==> flow/design.v <==
`timescale 1ns / 1ps
module fft_4(
        input               clk,
        input               rst_n,
        input wire signed [ 15:0]                   x0_real, 
        input wire signed [ 15:0]                   x0_imag,
        input wire signed [ 15:0]                   x1_real,
        input wire signed [ 15:0]                   x1_imag,
        input wire signed [ 15:0]                   x2_real,
        input wire signed [ 15:0]                   x2_imag,
        input wire signed [ 15:0]                   x3_real,
        input wire signed [ 15:0]                   x3_imag,
        output reg signed [ 15:0]                   X0_real,
        output reg signed [ 15:0]                   X0_imag,
        output reg signed [ 15:0]                   X1_real,
        output reg signed [ 15:0]                   X1_imag,            
        output reg signed [ 15:0]                   X2_real,
        output reg signed [ 15:0]                   X2_imag,
        output reg signed [ 15:0]                   X3_real,
        output reg signed [ 15:0]                   X3_imag
    );
parameter W4_0_real = 16'h7FFF; 
parameter W4_0_imag = 16'h0000;
parameter W4_1_real = 16'h0000;
parameter W4_1_imag = 16'h8000; 
parameter W4_2_real = 16'h8000; 
parameter W4_2_imag = 16'h0000; 
parameter W4_3_real = 16'h0000;   
parameter W4_3_imag = 16'h7FFF; 
        reg signed [ 15:0]              s0_real;
        reg signed [ 15:0]              s0_imag;
        reg signed [ 15:0]              s1_real;
        reg signed [ 15:0]              s1_imag;
        reg signed [ 15:0]              s2_real;
        reg signed [ 15:0]              s2_imag;
        reg signed [ 15:0]              s3_real;
        reg signed [ 15:0]              s3_imag;
        reg signed [ 15:0]              r0_real;
        reg signed [ 15:0]              r0_imag;
        reg signed [ 15:0]              r1_real;
        reg signed [ 15:0]              r1_imag;
        reg signed [ 15:0]              r2_real;
        reg signed [ 15:0]              r2_imag;
        reg signed [ 15:0]              r3_real;
        reg signed [ 15:0]              r3_imag;       
always @(posedge clk or negedge rst_n) begin
    if(!rst_n)begin
        s0_real     <=      'h0;
        s0_imag     <=      'h0;      
        s1_real     <=      'h0;
        s1_imag     <=      'h0;
        s2_real     <=      'h0;
        s2_imag     <=      'h0;
        s3_real     <=      'h0;
        s3_imag     <=      'h0;
    end
    else begin
        s0_real     <=      x0_real + x1_real;
        s0_imag     <=      x0_imag + x1_imag;
        s1_real     <=      x0_real - x1_real;
        s1_imag     <=      x0_imag - x1_imag;  
        s2_real     <=      x2_real + x3_real;
        s2_imag     <=      x2_imag + x3_imag;
        s3_real     <=      x2_real - x3_real;
        s3_imag     <=      x2_imag - x3_imag;
    end
end
always@(posedge clk or negedge rst_n)begin
    if (!rst_n)begin
        r0_real     <=      'h0;      
        r0_imag     <=      'h0;
        r1_real     <=      'h0;
        r1_imag     <=      'h0;
        r2_real     <=      'h0;
        r2_imag     <=      'h0;
        r3_real     <=      'h0;
        r3_imag     <=      'h0;
    end
    else begin
        r0_real     <=      s0_real + s2_real;
        r0_imag     <=      s0_imag + s2_imag;
        r2_real     <=      s0_real - s2_real;
        r2_imag     <=      s0_imag - s2_imag;
        r1_real     <=      s1_real + s3_imag;
        r1_imag     <=      s1_imag - s3_real;
        r3_real     <=      s1_real - s3_imag;
        r3_imag     <=      s1_imag + s3_real;
    end
end
always@(posedge clk or negedge rst_n)begin
    if (!rst_n)begin
        X0_real    <=       'b0;    
        X0_imag    <=       'b0; 
        X1_real    <=       'b0; 
        X1_imag    <=       'b0; 
        X2_real    <=       'b0; 
        X2_imag    <=       'b0; 
        X3_real    <=       'b0; 
        X3_imag    <=       'b0;
    end
    else begin
        X0_real    <=       r0_real;
        X0_imag    <=       r0_imag;
        X1_real    <=       r1_real;
        X1_imag    <=       r1_imag;
        X2_real    <=       r2_real;
        X2_imag    <=       r2_imag;
        X3_real    <=       r3_real;
        X3_imag    <=       r3_imag;
        end
end
endmodule
### From RTL to reports: fft_4

Tool output for the design above, in the order of the flow.
Lines are those of the file above, counted from 1.
Not given: -

| set-up | value |
|---|---|
| top module | fft_4 |
| clock input | clk |
| library | sky130hd |
| library corner | tt_025C_1v80 |

### Word-level counts

Yosys after proc, flatten, opt, wreduce and memory -nomap, before mapping. Enables and synchronous resets that opt folds into registers are not counted as muxes. Memory bits, and registers merged into a memory's read port (data or address), are not among the register bits. Print and check cells are not counted. Equal cells are merged and count once.

| word-level totals | value |
|---|---|
| ROM bits | 0 |
| bits in latches | 0 |
| clocked read ports x word width | 0 |
| memory bits (writable) | 0 |
| cells after elaboration | 40 |
| flip-flop bits (word level) | 384 |
| input bits | 130 |
| memory cells | 0 |

| cells by class | value |
|---|---|
| magnitude comparators | 0 |
| mux-type cells | 0 |
| bitwise operators | 0 |
| $mul | 0 |
| div/mod/pow operators | 0 |
| add/subtract/negate cells | 16 |
| reduce/logical cells | 0 |
| eq/ne operators | 0 |
| shifts and indexed selects | 0 |

Operators with widths:

| kind | count |
|---|---|
| adder 16 bit | 8 |
| subtractor 16 bit | 8 |

### Depth

Depth = most cells in a row (Yosys ltp): at word level without a register or memory, in the mapped netlist without a sequential cell, where the memories' decode and read muxes count.

| logic depth | value |
|---|---|
| depth in word-level cells | 1 |
| ABC_AREA | 1 |
| depth in mapped cells | 13 |

### After synthesis

Yosys stat after the flow's synthesis: flattened, memories mapped to cells. It holds for the ABC_AREA given above (unset counts as 0); a run with the other value may have another netlist.

| mapped netlist | value |
|---|---|
| mapped flip-flops | 372 |
| buffers | 93 |
| cell count | 3253 |
| cell area after synthesis | 0.0245248 mm^2 |

Cell types:

| cell type | count | area in all (um^2) |
|---|---|---|
| sky130_fd_sc_hd__dfrtp_1 | 372 | 9.31E+03 |
| sky130_fd_sc_hd__nand2_1 | 1055 | 3.96E+03 |
| sky130_fd_sc_hd__ha_1 | 240 | 3002.88 |
| sky130_fd_sc_hd__inv_1 | 594 | 2.23E+03 |
| sky130_fd_sc_hd__nand3_1 | 205 | 1.03E+03 |
| sky130_fd_sc_hd__xor2_1 | 89 | 779.498 |
| sky130_fd_sc_hd__nor2_1 | 197 | 739.459 |
| sky130_fd_sc_hd__a21oi_1 | 128 | 640.614 |
| sky130_fd_sc_hd__buf_4 | 64 | 480.461 |
| sky130_fd_sc_hd__fa_1 | 16 | 320.307 |
| sky130_fd_sc_hd__xnor2_1 | 31 | 271.51 |
| sky130_fd_sc_hd__nand4_1 | 40 | 250.24 |
| sky130_fd_sc_hd__buf_6 | 21 | 236.477 |
| sky130_fd_sc_hd__a21oi_2 | 24 | 210.202 |
| sky130_fd_sc_hd__and2_1 | 26 | 162.656 |
| sky130_fd_sc_hd__nor3_2 | 16 | 160.154 |
| sky130_fd_sc_hd__o21bai_1 | 21 | 157.651 |
| sky130_fd_sc_hd__nand2_2 | 25 | 156.4 |

Not listed: further types 11, cells in them 89.

### Worst setup path after synthesis

Source: OpenSTA report_checks on the synthesized netlist (no wires, ideal clock, input and output delay 20% of the period each), path of least setup slack; recovery checks are left aside. Register names are those of the netlist, which keeps one name where synthesis merged equal registers.

| path post-synthesis | value |
|---|---|
| kind | input to register |
| start | input port x0_real[0] |
| end | register s1_real[14] |
| path slack | 1.496 ns |
| period | 3.5 ns |
| required time | 3.383 ns |
| arrival | 1.887 ns |
| stages on the path | 11 |
| input delay | 0.700 ns |
| launch time at the first pin | 0.700 ns |
| delay of the path | 1.304 ns |
| synthesis period reached | 2.004 ns |

"delay of the path" = arrival - input delay + setup time.
"stages on the path": output pins that drive a net of the path, with the launching flip-flop's if there is one; two outputs of one cell count as two.
"synthesis period reached" is the clock period less the worst setup slack; recovery checks do not enter. This is arithmetic on one report: input and output delays are still those of the set period (20% each).
The rows between start and end are the longest chain of elaborated cells between them; the timing report does not say that the signal goes this way. Where chains are equally long, one stands for them.
Each line given opens the expression or statement behind the cell; cells for indexed reads and writes are added by Yosys, which also makes memories of some case tables.

| between the ends, post-synthesis | value |
|---|---|
| cells stage by stage | sky130_fd_sc_hd__inv_1 > sky130_fd_sc_hd__ha_1 > sky130_fd_sc_hd__fa_1 > sky130_fd_sc_hd__inv_1 > sky130_fd_sc_hd__nand3_1 > sky130_fd_sc_hd__nand2_1 > sky130_fd_sc_hd__nand2_1 > sky130_fd_sc_hd__nand2_1 > sky130_fd_sc_hd__nand2_1 > sky130_fd_sc_hd__nand3_1 > sky130_fd_sc_hd__nand2_1 |
| cells in the longest elaborated chain | 1 |
| elaborated cells on any way between the ends | 1 |
| source lines of those cells | 1 |
| those cells by class | add/sub: 1 |

Ends and longest elaborated chain, post-synthesis:

| item | RTL line | text |
|---|---|---|
| start: declaration | 5 | `input wire signed [ 15:0]                   x0_real,` |
| subtractor 16 bit | 60 | `s1_real     <=      x0_real - x1_real;` |
| end: assignment | 50 | `s1_real     <=      'h0;` |
| end: assignment | 60 |  |
| end: declaration | 32 | `reg signed [ 15:0]              s1_real;` |

### Timing after layout

From the final timing report of job 1: the path of least setup slack in the routed layout; clock arrival at registers is part of the times.

| path after layout | value |
|---|---|
| kind | input to register |
| start | input port x3_real[9] |
| end | register s2_real[14] |
| stages on the path | 10 |
| arrival | 3.02 ns |
| input delay | 0.97 ns |
| required time | 5.27 ns |
| path slack | 2.25 ns |
| period | 4.83 ns |
| launch time at the first pin | 0.97 ns |

The rows between start and end are the longest chain of elaborated cells between them; the timing report does not say that the signal goes this way. Where chains are equally long, one stands for them.

| between the ends, after layout | value |
|---|---|
| cells stage by stage | sky130_fd_sc_hd__clkdlybuf4s50_1 > sky130_fd_sc_hd__inv_1 > sky130_fd_sc_hd__ha_1 > sky130_fd_sc_hd__inv_1 > sky130_fd_sc_hd__a21oi_1 > sky130_fd_sc_hd__nand2_1 > sky130_fd_sc_hd__a21oi_2 > sky130_fd_sc_hd__nand2_1 > sky130_fd_sc_hd__nand2_1 > sky130_fd_sc_hd__nand2_1 |
| cells in the longest elaborated chain | 1 |
| elaborated cells on any way between the ends | 1 |
| source lines of those cells | 1 |
| those cells by class | add/sub: 1 |

Ends and longest elaborated chain, after layout:

| item | RTL line | text |
|---|---|---|
| start: declaration | 11 | `input wire signed [ 15:0]                   x3_real,` |
| adder 16 bit | 62 | `s2_real     <=      x2_real + x3_real;` |
| end: assignment | 52 | `s2_real     <=      'h0;` |
| end: assignment | 62 |  |
| end: declaration | 34 | `reg signed [ 15:0]              s2_real;` |

FLOW RESULTS
============

fft_4 through Yosys and OpenROAD on sky130hd: 5 stored runs, unordered, with their settings and measured results. The constraints put input and output delay at 20% of the set period each and load the outputs with 0.01 pF.
"clock period reached" means the clock period less the worst setup slack. The figure is calculated, with input and output delays left at 20% of the set period.
"worst path time" = time allowed to the worst setup path (clock period - input delay - output delay, where it has them) - its slack; a late launch clock adds to it, a late capture clock takes from it.
"total power of the final layout" is the tool's figure for a default switching activity; nothing was simulated.

#### Job 1

| setting | value |
|---|---|
| ABC_AREA | `1` |
| CORE_ASPECT_RATIO | `1.36` |
| CORE_MARGIN | `5` |
| CORE_UTILIZATION | `44` |
| CTS_CLUSTER_DIAMETER | `163` |
| CTS_CLUSTER_SIZE | `73` |
| GPL_ROUTABILITY_DRIVEN | `1` |
| HOLD_SLACK_MARGIN | `0.25` |
| MIN_ROUTING_LAYER | `met1` |
| TNS_END_PERCENT | `85` |
| period_ns | `4.83` |
| CAP_MARGIN | `20` |
| SLEW_MARGIN | `20` |

| result | value |
|---|---|
| total negative setup slack | 0.000 ns |
| final design utilization | 0.5 |
| post-synthesis cell area | 0.0245248 mm^2 |
| area inside the die boundary | 0.0606159 mm^2 |
| total power of the final layout | 12218 uW |
| worst path time | 1.61 ns |
| worst setup path type | input to register |
| area of the standard cells in the finished layout | 0.0277153 mm^2 |
| clock period reached | 2.580 ns |
| setup slack of the worst path | 2.250 ns |

#### Job 2

| setting | value |
|---|---|
| CORE_UTILIZATION | `40` |
| SETUP_SLACK_MARGIN | `0.57` |
| period_ns | `2.97` |
| CAP_MARGIN | `20` |
| CORE_MARGIN | `2` |
| SLEW_MARGIN | `20` |

| result | value |
|---|---|
| post-synthesis cell area | 0.0210039 mm^2 |
| area inside the die boundary | 0.0543589 mm^2 |
| area of the standard cells in the finished layout | 0.0278117 mm^2 |
| total negative setup slack | 0.000 ns |
| worst path time | 2.45 ns |
| worst setup path type | register to register |
| clock period reached | 2.454 ns |
| total power of the final layout | 23668 uW |
| setup slack of the worst path | 0.516 ns |
| final design utilization | 0.539 |

#### Job 3

| setting | value |
|---|---|
| CAP_MARGIN | `5` |
| CORE_ASPECT_RATIO | `0.56` |
| CORE_MARGIN | `7` |
| CORE_UTILIZATION | `40` |
| CTS_CLUSTER_DIAMETER | `109` |
| HOLD_SLACK_MARGIN | `0.13` |
| MIN_ROUTING_LAYER | `met2` |
| TNS_END_PERCENT | `85` |
| period_ns | `3.5` |
| SLEW_MARGIN | `20` |

| result | value |
|---|---|
| setup slack of the worst path | 0.451 ns |
| post-synthesis cell area | 0.0210039 mm^2 |
| total power of the final layout | 19414 uW |
| area of the standard cells in the finished layout | 0.0256921 mm^2 |
| area inside the die boundary | 0.0593935 mm^2 |
| final design utilization | 0.499 |
| total negative setup slack | 0.000 ns |
| worst path time | 3.05 ns |
| worst setup path type | register to register |
| clock period reached | 3.049 ns |

#### Job 4

| setting | value |
|---|---|
| CORE_UTILIZATION | `40` |
| period_ns | `3.5` |
| CAP_MARGIN | `20` |
| CORE_MARGIN | `2` |
| SLEW_MARGIN | `20` |

| result | value |
|---|---|
| area inside the die boundary | 0.0543589 mm^2 |
| worst path time | 2.19 ns |
| worst setup path type | input to register |
| area of the standard cells in the finished layout | 0.0257484 mm^2 |
| setup slack of the worst path | 0.609 ns |
| post-synthesis cell area | 0.0210039 mm^2 |
| total negative setup slack | 0.000 ns |
| clock period reached | 2.891 ns |
| final design utilization | 0.499 |
| total power of the final layout | 19054 uW |

#### Job 5

| setting | value |
|---|---|
| ABC_AREA | `0` |
| CORE_MARGIN | `5` |
| CORE_UTILIZATION | `44` |
| CTS_CLUSTER_DIAMETER | `163` |
| CTS_CLUSTER_SIZE | `73` |
| GPL_ROUTABILITY_DRIVEN | `0` |
| MIN_ROUTING_LAYER | `met1` |
| TNS_END_PERCENT | `85` |
| period_ns | `4.83` |
| CAP_MARGIN | `20` |
| SLEW_MARGIN | `20` |

| result | value |
|---|---|
| total power of the final layout | 11687 uW |
| final design utilization | 0.515 |
| total negative setup slack | 0.000 ns |
| clock period reached | 3.033 ns |
| worst path time | 2.07 ns |
| worst setup path type | input to register |
| area of the standard cells in the finished layout | 0.0244159 mm^2 |
| area inside the die boundary | 0.0522054 mm^2 |
| setup slack of the worst path | 1.797 ns |
| post-synthesis cell area | 0.0210039 mm^2 |
